==> flow/design.v <==
`timescale 1ns / 1ps
module bcd(clk, rst, broj, desetice, jedinice);
   input clk;                                               
   input rst;                                               
   input  [7:0] broj;                                       
   output reg [3:0] desetice;                               
   output reg [3:0] jedinice;                               
   reg [15:0] shift;                                        
   reg [3:0] i;                                             
   reg [15:0] t;                                            
   always @(posedge clk)
   begin
      if (rst)
         i <= 4'd0;
      else
      begin
         t = shift;
         if (i == 0)                                        
         begin
            t[15:8] = 8'd0;
            t[7:0] = broj;
         end
         if (i < 8)                                         
         begin
            if (t[11:8] >= 5)                               
               t[11:8] = t[11:8] + 4'd3;                    
            if (t[15:12] >= 5)                              
               t[15:12] = t[15:12] + 4'd3;                  
            t = t << 1;                                     
            shift <= t;
            i <= i + 4'd1;
         end
         else                                               
         begin
            desetice <= shift[15:12];
            jedinice <= shift[11:8];
            i <= 4'd0;
         end
      end
   end
endmodule
`timescale 1ns / 1ps
module kosarka(
      input clk,                                            
      input rst,                                            
      input b0,b1,b2,b3,                                    
      input p0,p1,p2,                                       
      output a,b,c,d,e,f,g,dp,                              
      output [3:0] an                                       
    );
localparam [16:0] DIV_D = 17'd25;                           
localparam [28:0] DIV_V = 29'd500;                          
reg clkD,clkV;                                              
reg [16:0] brojacD;                                         
reg [28:0] brojacV;                                         
reg [7:0] vremeA,vremeB,rezulA,rezulB;                      
reg [3:0] displej;                                          
reg [6:0] s_seg;                                            
reg [3:0] cifra;                                            
reg stop;                                                   
wire [3:0] vremeAdesetice, vremeAjedinice, vremeBdesetice, vremeBjedinice;   
wire [3:0] rezulAdesetice, rezulAjedinice, rezulBdesetice, rezulBjedinice;   
reg stanjeB0, stanjeB1, stanjeB2, stanjeB3;                 
bcd bcd_vremeA(clk, rst, vremeA, vremeAdesetice, vremeAjedinice);
bcd bcd_vremeB(clk, rst, vremeB, vremeBdesetice, vremeBjedinice);            
bcd bcd_rezulA(clk, rst, rezulA, rezulAdesetice, rezulAjedinice);
bcd bcd_rezulB(clk, rst, rezulB, rezulBdesetice, rezulBjedinice);
wire tickD = (brojacD == DIV_D) && !clkD;                   
wire tickV = (brojacV == DIV_V) && !clkV;                   
reg n_stop, n_s0, n_s1, n_s2, n_s3;
reg [7:0] n_rezulA, n_rezulB;
reg [3:0] n_displej, n_cifra;
always @(*)
   begin
      n_stop = stop;
      n_s0 = stanjeB0; n_s1 = stanjeB1; n_s2 = stanjeB2; n_s3 = stanjeB3;
      n_rezulA = rezulA; n_rezulB = rezulB;
      n_displej = displej; n_cifra = cifra;
      if(vremeA==0 && vremeB==0)                            
         n_stop = 1'b1;                                     
      case({p2,cifra})
         5'b00111: begin n_displej = vremeBjedinice; n_cifra = 4'b1110; end
         5'b01110: begin n_displej = vremeBdesetice; n_cifra = 4'b1101; end   
         5'b01101: begin n_displej = vremeAjedinice; n_cifra = 4'b1011; end
         5'b01011: begin n_displej = vremeAdesetice; n_cifra = 4'b0111; end
         5'b10111: begin n_displej = rezulBjedinice; n_cifra = 4'b1110; end
         5'b11110: begin n_displej = rezulBdesetice; n_cifra = 4'b1101; end   
         5'b11101: begin n_displej = rezulAjedinice; n_cifra = 4'b1011; end
         5'b11011: begin n_displej = rezulAdesetice; n_cifra = 4'b0111; end
         default: ;
      endcase
      if(b0 == 1'b1)
         n_s0 = 1'b1;                                       
      if(n_s0==1'b1 && b0 == 1'b0)                          
      begin
         n_stop = ~n_stop;                                  
         n_s0 = 1'b0;
      end
      if(b1 == 1'b1)
         n_s1 = 1'b1;                                       
      if(n_s1==1'b1 && b1 == 1'b0)
      begin
         case({p1,p0})
            2'b00: n_rezulB = n_rezulB+8'd3;                
            2'b01: n_rezulB = n_rezulB-8'd3;
            2'b10: n_rezulA = n_rezulA+8'd3;
            2'b11: n_rezulA = n_rezulA-8'd3;
         endcase
         n_s1 = 1'b0;
      end
      if(b2 == 1'b1)
         n_s2 = 1'b1;                                       
      if(n_s2==1'b1 && b2 == 1'b0)
      begin
         case({p1,p0})
            2'b00: n_rezulB = n_rezulB+8'd2;                
            2'b01: n_rezulB = n_rezulB-8'd2;
            2'b10: n_rezulA = n_rezulA+8'd2;
            2'b11: n_rezulA = n_rezulA-8'd2;
         endcase
         n_s2 = 1'b0;
      end
      if(b3 == 1'b1)
         n_s3 = 1'b1;                                       
      if(n_s3==1'b1 && b3 == 1'b0)
      begin
         case({p1,p0})
            2'b00: n_rezulB = n_rezulB+8'd1;                
            2'b01: n_rezulB = n_rezulB-8'd1;
            2'b10: n_rezulA = n_rezulA+8'd1;
            2'b11: n_rezulA = n_rezulA-8'd1;
         endcase
         n_s3 = 1'b0;
      end
   end
always @(posedge clk)
   begin
      if (rst)
      begin
         clkD <= 1'b0; clkV <= 1'b0;
         brojacD <= 17'd0; brojacV <= 29'd0;
         vremeA <= 8'd40; vremeB <= 8'd0;                   
         rezulA <= 8'd0; rezulB <= 8'd0;
         displej <= 4'b0110;
         s_seg <= 7'd0;
         cifra <= 4'b1110;
         stop <= 1'b1;
         stanjeB0 <= 1'b0; stanjeB1 <= 1'b0; stanjeB2 <= 1'b0; stanjeB3 <= 1'b0;
      end
      else
      begin
         if(brojacD==DIV_D)                                 
         begin
            clkD <= ~clkD;
            brojacD <= 17'd1;
         end
         else
            brojacD <= brojacD+17'd1;
         if(brojacV==DIV_V)                                 
         begin
            clkV <= ~clkV;
            brojacV <= 29'd1;
         end
         else
            brojacV <= brojacV+29'd1;
         case(displej)
            4'd0 : s_seg <= 7'b1000000;                     
            4'd1 : s_seg <= 7'b1111001;                     
            4'd2 : s_seg <= 7'b0100100;                     
            4'd3 : s_seg <= 7'b0110000;                     
            4'd4 : s_seg <= 7'b0011001;                     
            4'd5 : s_seg <= 7'b0010010;                     
            4'd6 : s_seg <= 7'b0000010;                     
            4'd7 : s_seg <= 7'b1111000;                     
            4'd8 : s_seg <= 7'b0000000;                     
            4'd9 : s_seg <= 7'b0010000;                     
            default : s_seg <= 7'b1000000;                  
         endcase
         if (tickV)                                         
         begin
            if(stop==0)                                     
            begin
               if(vremeB==0)                                
               begin
                  vremeB <= 8'd59;                          
                  vremeA <= vremeA-8'd1;                    
               end
               else
                  vremeB <= vremeB-8'd1;
            end
         end
         if (tickD)                                         
         begin
            stop <= n_stop;
            stanjeB0 <= n_s0; stanjeB1 <= n_s1; stanjeB2 <= n_s2; stanjeB3 <= n_s3;
            rezulA <= n_rezulA; rezulB <= n_rezulB;
            displej <= n_displej;
            cifra <= n_cifra;
         end
      end
   end
assign an = cifra;
assign {g, f, e, d, c, b, a} = s_seg;                       
assign dp = 1'b1;                                           
endmodule
From RTL to reports: kosarka
The steps from the RTL of kosarka to its reports follow in flow order.
Lines are those of the file above, counted from 1.
Cell names lack the library's common part.
{"block": "design", "top_module": "kosarka", "clock": "clk", "cell_library": "sky130hd", "pvt_corner": "tt_025C_1v80"}

Word-level counts
Counts by Yosys on the flattened word-level netlist (proc, flatten, opt, wreduce; memories kept). Register bits leave out memories and registers merged into their read ports (data or address). Print and check cells are left out. Cells with the same type and inputs are merged into one.
Memory sizes are those after Yosys's memory passes, which may raise the word count (mostly to a power of two), join words into wider ones and drop unused or constant bits.
{"block": "bits", "ff_bits": 201, "mem_bits_ro": 112, "clocked_rd_ports_x_width": 7, "memories": 1, "inputBits": 9}
{"block": "memory_table", "memory": "(name not given)", "words": 16, "word_bits": 7, "rd": 1, "wr": 0, "line": 166, "source": "case(displej)"}
{"block": "op_classes", "add_sub_neg": 28, "compare": 12, "equal": 13, "mux": 47, "bitwise": 13, "reduce_logical": 42}
{"block": "ops", "cell": "8-bit two-way mux", "count": 19}
{"block": "ops", "cell": "8-bit parallel mux with 3-bit select", "count": 6}
{"block": "ops", "cell": "4-bit by 3-bit greater-or-equal comparator with 1-bit output (second input constant)", "count": 8}
{"block": "ops", "cell": "8-bit by 1-bit subtractor with 8-bit output (second input constant)", "count": 4}
{"block": "ops", "cell": "8-bit by 2-bit adder with 8-bit output (second input constant)", "count": 4}
{"block": "ops", "cell": "8-bit by 2-bit subtractor with 8-bit output (second input constant)", "count": 4}
{"block": "ops", "cell": "4-bit parallel mux with 8-bit select", "count": 1}
{"block": "ops", "cell": "29-bit by 1-bit adder with 29-bit output (second input constant)", "count": 1}
{"block": "ops", "cell": "29-bit by 9-bit == test with 1-bit output (second input constant)", "count": 1}
{"block": "ops", "cell": "2-bit OR reduction", "count": 12}
{"block": "ops", "cell": "2-bit AND reduction", "count": 11}
{"block": "ops", "cell": "5-bit == test (second input constant)", "count": 4}
{"block": "ops", "cell": "17-bit by 1-bit adder with 17-bit output (second input constant)", "count": 1}
{"block": "ops", "cell": "17-bit by 5-bit == test with 1-bit output (second input constant)", "count": 1}
{"block": "ops", "cell": "4-bit by 1-bit adder with 4-bit output (second input constant)", "count": 4}
{"block": "ops", "cell": "4-bit by 2-bit adder with 4-bit output (second input constant)", "count": 4}
{"block": "ops", "cell": "4-bit less-than comparator (second input constant)", "count": 4}
{"block": "ops", "cell": "4-bit zero test", "count": 4}
{"block": "ops", "cell": "8-bit by 1-bit adder with 8-bit output (second input constant)", "count": 2}
{"block": "ops", "cell": "8-bit zero test", "count": 2}
{"block": "ops", "cell": "4-bit parallel mux with 4-bit select", "count": 1}
{"block": "ops", "cell": "4-bit two-way mux", "count": 4}
{"block": "ops", "cell": "5-bit by 4-bit == test with 1-bit output (second input constant)", "count": 3}
{"block": "ops", "cell": "1-bit inverter", "count": 13}
{"block": "ops", "cell": "3-bit by 2-bit adder with 3-bit output (second input constant)", "count": 4}
{"block": "ops", "cell": "1-bit two-way mux", "count": 12}
{"block": "ops", "cell": "3-bit two-way mux", "count": 4}
{"block": "ops", "cell": "8-bit nonzero test", "count": 1}
Other operator kinds: 8; their cells: 16.

Logic depth
Longest topological path by Yosys (ltp), each cell counted once; first at word level (registers and memories cut), then after technology mapping (sequential cells cut; the memories' decode and read muxes count).
{"block": "logic_depth", "word_depth": 10, "ABC_AREA": 0, "mapped_depth": 22, "mapped_depth_nobuf": 19}

Synthesis result
Source: synth_stat.txt of the flow (Yosys; design flattened, memories mapped). It holds for the ABC_AREA given above (unset counts as 0); a run with the other value may have another netlist.
{"block": "mapped", "mapped_cells": 1303, "mapped_area_um2": 11710.0, "flip_flops": 208, "n_buf": 63}
{"block": "by_type", "cell": "edfxtp_1", "count": 92, "area_total_um2": 2762.65}
{"block": "by_type", "cell": "dfxtp_1", "count": 116, "area_total_um2": 2.32E+03}
{"block": "by_type", "cell": "nand2_1", "count": 176, "area_total_um2": 660.634}
{"block": "by_type", "cell": "ha_1", "count": 51, "area_total_um2": 638.112}
{"block": "by_type", "cell": "nor2_1", "count": 154, "area_total_um2": 578.054}
{"block": "by_type", "cell": "xnor2_1", "count": 51, "area_total_um2": 446.678}
{"block": "by_type", "cell": "xor2_1", "count": 48, "area_total_um2": 420.403}
{"block": "by_type", "cell": "a21oi_1", "count": 73, "area_total_um2": 365.35}
{"block": "by_type", "cell": "o21ai_0", "count": 47, "area_total_um2": 235.226}
{"block": "by_type", "cell": "nor3_1", "count": 46, "area_total_um2": 230.221}
{"block": "by_type", "cell": "mux2i_1", "count": 21, "area_total_um2": 210.202}
{"block": "by_type", "cell": "nand3_1", "count": 35, "area_total_um2": 175.168}
{"block": "by_type", "cell": "inv_1", "count": 45, "area_total_um2": 168.912}
{"block": "by_type", "cell": "nand2b_1", "count": 27, "area_total_um2": 168.912}
{"block": "by_type", "cell": "clkbuf_1", "count": 41, "area_total_um2": 153.898}
{"block": "by_type", "cell": "nand4_1", "count": 20, "area_total_um2": 125.12}
{"block": "by_type", "cell": "nor2b_1", "count": 19, "area_total_um2": 118.864}
{"block": "by_type", "cell": "or3_1", "count": 18, "area_total_um2": 112.608}
Not listed: further types 70, cells in them 223.
By module: a second synthesis without flattening, with its own total; a netlist apart from the flattened one above.
{"block": "unflattened", "hier_cells": 1235, "area_unflattened_um2": 11536.1}
Each row is one instance without its submodules.
{"block": "modules", "module": "kosarka", "instances": 1, "cells": 875, "area_um2": 6736.5}
{"block": "modules", "module": "bcd", "instances": 4, "cells": 90, "area_um2": 1199.9}

Worst setup path after synthesis
Source: OpenSTA report_checks on the synthesized netlist (no wires, ideal clock, input and output delay 20% of the period each), path of least setup slack; recovery checks are left aside. Register names are those of the netlist, which keeps one name where synthesis merged equal registers.
{"block": "synth_timing", "kind": "in2reg", "start": "in p1", "end": "reg rezulB[7]", "clock_period_ps": 10000, "in_delay_ps": 2000, "setup_ps": 123, "t_first_pin_ps": 2000, "arrival_ps": 6406, "t_required_ps": 9877, "slack_ps": 3470, "path_delay_ps": 4529, "path_stages": 22, "period_less_setup_slack_ps": 6530}
"path_delay_ps" is the arrival time less input delay plus setup time.
"path_stages": output pins that drive a net of the path, with the launching flip-flop's if there is one; two outputs of one cell count as two.
"period_less_setup_slack_ps" is the clock period less the worst setup slack; recovery checks do not enter. This is arithmetic on one report: input and output delays are still those of the set period (20% each).
Between the ends stands the longest chain of elaborated cells between them, by number of cells; it is not shown to be the way that was timed. Of several equally long chains one is given.
Each line given opens the expression or statement behind the cell; cells for indexed reads and writes are added by Yosys, which also makes memories of some case tables.
{"block": "synth_between", "cell_sequence": "buf_6 > nand2b_1 > buf_2 > buf_1 > ha_1 > a21o_1 > maj3_1 > xnor2_1 > nand2_1 > xnor2_1 > ha_1 > clkbuf_1 > nor2b_1 > nand4_1 > nand4b_1 > o21bai_1 > nand4_1 > o311ai_4 > or4_1 > mux2i_1 > mux2i_1 > mux2_1", "elab_chain_cells": 10}
{"block": "synth_rtl", "item": "from (decl)", "line": 47, "source": "input p0,p1,p2,"}
{"block": "synth_rtl", "item": "2-bit == test", "line": 103, "source": "case({p1,p0})"}
{"block": "synth_rtl", "item": "2-bit OR reduction"}
{"block": "synth_rtl", "item": "8-bit parallel mux with 3-bit select", "line": 103}
{"block": "synth_rtl", "item": "8-bit two-way mux", "line": 101, "source": "if(n_s1==1'b1 && b1 == 1'b0)"}
{"block": "synth_rtl", "item": "8-bit by 2-bit subtractor with 8-bit output", "line": 117, "source": "2'b01: n_rezulB = n_rezulB-8'd2;"}
{"block": "synth_rtl", "item": "8-bit parallel mux with 3-bit select", "line": 115, "source": "case({p1,p0})"}
{"block": "synth_rtl", "item": "8-bit two-way mux", "line": 113, "source": "if(n_s2==1'b1 && b2 == 1'b0)"}
{"block": "synth_rtl", "item": "8-bit by 1-bit subtractor with 8-bit output", "line": 129, "source": "2'b01: n_rezulB = n_rezulB-8'd1;"}
{"block": "synth_rtl", "item": "8-bit parallel mux with 3-bit select", "line": 127, "source": "case({p1,p0})"}
{"block": "synth_rtl", "item": "8-bit two-way mux", "line": 125, "source": "if(n_s3==1'b1 && b3 == 1'b0)"}
{"block": "synth_rtl", "item": "to (assign)", "line": 143, "source": "rezulA <= 8'd0; rezulB <= 8'd0;"}
{"block": "synth_rtl", "item": "to (assign)", "line": 196, "source": "rezulA <= n_rezulA; rezulB <= n_rezulB;"}
{"block": "synth_rtl", "item": "to (decl)", "line": 56, "source": "reg [7:0] vremeA,vremeB,rezulA,rezulB;"}

Worst path after layout
Path of least setup slack in the final report of job 1 (OpenROAD, finished layout, wires in). Where an end is a register, its clock arrival counts in the times.
The path's times are printed in steps of 10 ps; the period is the one set.
{"block": "layout_timing", "kind": "in2reg", "start": "in p1", "end": "reg rezulB[7]", "clock_period_ps": 7180, "in_delay_ps": 1440, "setup_ps": 110, "t_first_pin_ps": 1440, "arrival_ps": 6340, "t_required_ps": 7570, "slack_ps": 1240, "path_stages": 19}
Between the ends stands the longest chain of elaborated cells between them, by number of cells; it is not shown to be the way that was timed. Of several equally long chains one is given.
{"block": "layout_between", "cell_sequence": "clkdlybuf4s50_1 > nand2b_1 > buf_4 > inv_1 > maj3_1 > xnor2_1 > nand2_1 > xnor2_1 > ha_1 > nor2b_1 > nand4_1 > nand4b_1 > o21bai_1 > nand4_1 > o311ai_4 > or4_1 > mux2i_1 > mux2i_1 > mux2_1", "elab_chain_cells": 10}
{"block": "layout_rtl", "item": "from (decl)", "line": 47, "source": "input p0,p1,p2,"}
{"block": "layout_rtl", "item": "2-bit == test", "line": 103, "source": "case({p1,p0})"}
{"block": "layout_rtl", "item": "2-bit OR reduction"}
{"block": "layout_rtl", "item": "8-bit parallel mux with 3-bit select", "line": 103}
{"block": "layout_rtl", "item": "8-bit two-way mux", "line": 101, "source": "if(n_s1==1'b1 && b1 == 1'b0)"}
{"block": "layout_rtl", "item": "8-bit by 2-bit subtractor with 8-bit output", "line": 117, "source": "2'b01: n_rezulB = n_rezulB-8'd2;"}
{"block": "layout_rtl", "item": "8-bit parallel mux with 3-bit select", "line": 115, "source": "case({p1,p0})"}
{"block": "layout_rtl", "item": "8-bit two-way mux", "line": 113, "source": "if(n_s2==1'b1 && b2 == 1'b0)"}
{"block": "layout_rtl", "item": "8-bit by 1-bit subtractor with 8-bit output", "line": 129, "source": "2'b01: n_rezulB = n_rezulB-8'd1;"}
{"block": "layout_rtl", "item": "8-bit parallel mux with 3-bit select", "line": 127, "source": "case({p1,p0})"}
{"block": "layout_rtl", "item": "8-bit two-way mux", "line": 125, "source": "if(n_s3==1'b1 && b3 == 1'b0)"}
{"block": "layout_rtl", "item": "to (assign)", "line": 143, "source": "rezulA <= 8'd0; rezulB <= 8'd0;"}
{"block": "layout_rtl", "item": "to (assign)", "line": 196, "source": "rezulA <= n_rezulA; rezulB <= n_rezulB;"}
{"block": "layout_rtl", "item": "to (decl)", "line": 56, "source": "reg [7:0] vremeA,vremeB,rezulA,rezulB;"}

kosarka through Yosys and OpenROAD on sky130hd: 6 stored runs, unordered, with their settings and measured results. The constraints put input and output delay at 20% of the set period each and load the outputs with 0.01 pF.
"final_power_uw": no workload was simulated; the value follows from the tool's default switching activity.

{"run": "job 1", "settings": { "CORE_UTILIZATION": 62, "period_ns": 7.18, "CAP_MARGIN": 20, "CORE_MARGIN": 2, "SLEW_MARGIN": 20 }, "results": { "post_synth_area_um2": 11710.0, "final_power_uw": 2695, "ws_setup_ps": 1239, "fin_hold_ws_ps": 453, "tns_setup_ps": 0, "dieArea_um2": 20002.4, "post_route_util_pct": 68.2 }}
{"run": "job 2", "settings": { "ABC_AREA": 1, "CAP_MARGIN": 15, "CORE_ASPECT_RATIO": 0.99, "CORE_MARGIN": 2, "CORE_UTILIZATION": 64, "CTS_CLUSTER_SIZE": 44, "MIN_ROUTING_LAYER": "met2", "PLACE_DENSITY_LB_ADDON": 0.12, "period_ns": 6.16, "SLEW_MARGIN": 20 }, "results": { "post_synth_area_um2": 11634.9, "final_power_uw": 3174, "ws_setup_ps": 994, "fin_hold_ws_ps": 455, "tns_setup_ps": 0, "dieArea_um2": 19274.0, "post_route_util_pct": 71.0 }}
{"run": "job 3", "settings": { "CORE_UTILIZATION": 58, "PLACE_DENSITY_LB_ADDON": 0.19, "period_ns": 5.06, "CAP_MARGIN": 20, "CORE_MARGIN": 2, "SLEW_MARGIN": 20 }, "results": { "post_synth_area_um2": 11710.0, "final_power_uw": 3653, "ws_setup_ps": 268, "fin_hold_ws_ps": 451, "tns_setup_ps": 0, "dieArea_um2": 21342.3, "post_route_util_pct": 66.4 }}
{"run": "job 4", "settings": { "CORE_UTILIZATION": 40, "SETUP_SLACK_MARGIN": 0.26, "period_ns": 7.18, "CAP_MARGIN": 20, "CORE_MARGIN": 2, "SLEW_MARGIN": 20 }, "results": { "post_synth_area_um2": 11710.0, "final_power_uw": 3000, "ws_setup_ps": 1343, "fin_hold_ws_ps": 448, "tns_setup_ps": 0, "dieArea_um2": 30660.0, "post_route_util_pct": 45.8 }}
{"run": "job 5", "settings": { "ABC_AREA": 0, "CAP_MARGIN": 0, "CORE_UTILIZATION": 21, "GPL_ROUTABILITY_DRIVEN": 1, "HOLD_SLACK_MARGIN": 0.28, "MIN_ROUTING_LAYER": "met2", "PLACE_DENSITY_LB_ADDON": 0.06, "TNS_END_PERCENT": 15, "period_ns": 11.4, "CORE_MARGIN": 2, "SLEW_MARGIN": 20 }, "results": { "post_synth_area_um2": 11710.0, "final_power_uw": 1859, "ws_setup_ps": 4295, "fin_hold_ws_ps": 451, "tns_setup_ps": 0, "dieArea_um2": 57667.2, "post_route_util_pct": 24.5 }}
{"run": "job 6", "settings": { "CORE_UTILIZATION": 40, "period_ns": 10.1, "CAP_MARGIN": 20, "CORE_MARGIN": 2, "SLEW_MARGIN": 20 }, "results": { "post_synth_area_um2": 11710.0, "final_power_uw": 1970, "ws_setup_ps": 3052, "fin_hold_ws_ps": 459, "tns_setup_ps": 0, "dieArea_um2": 30660.0, "post_route_util_pct": 45.0 }}
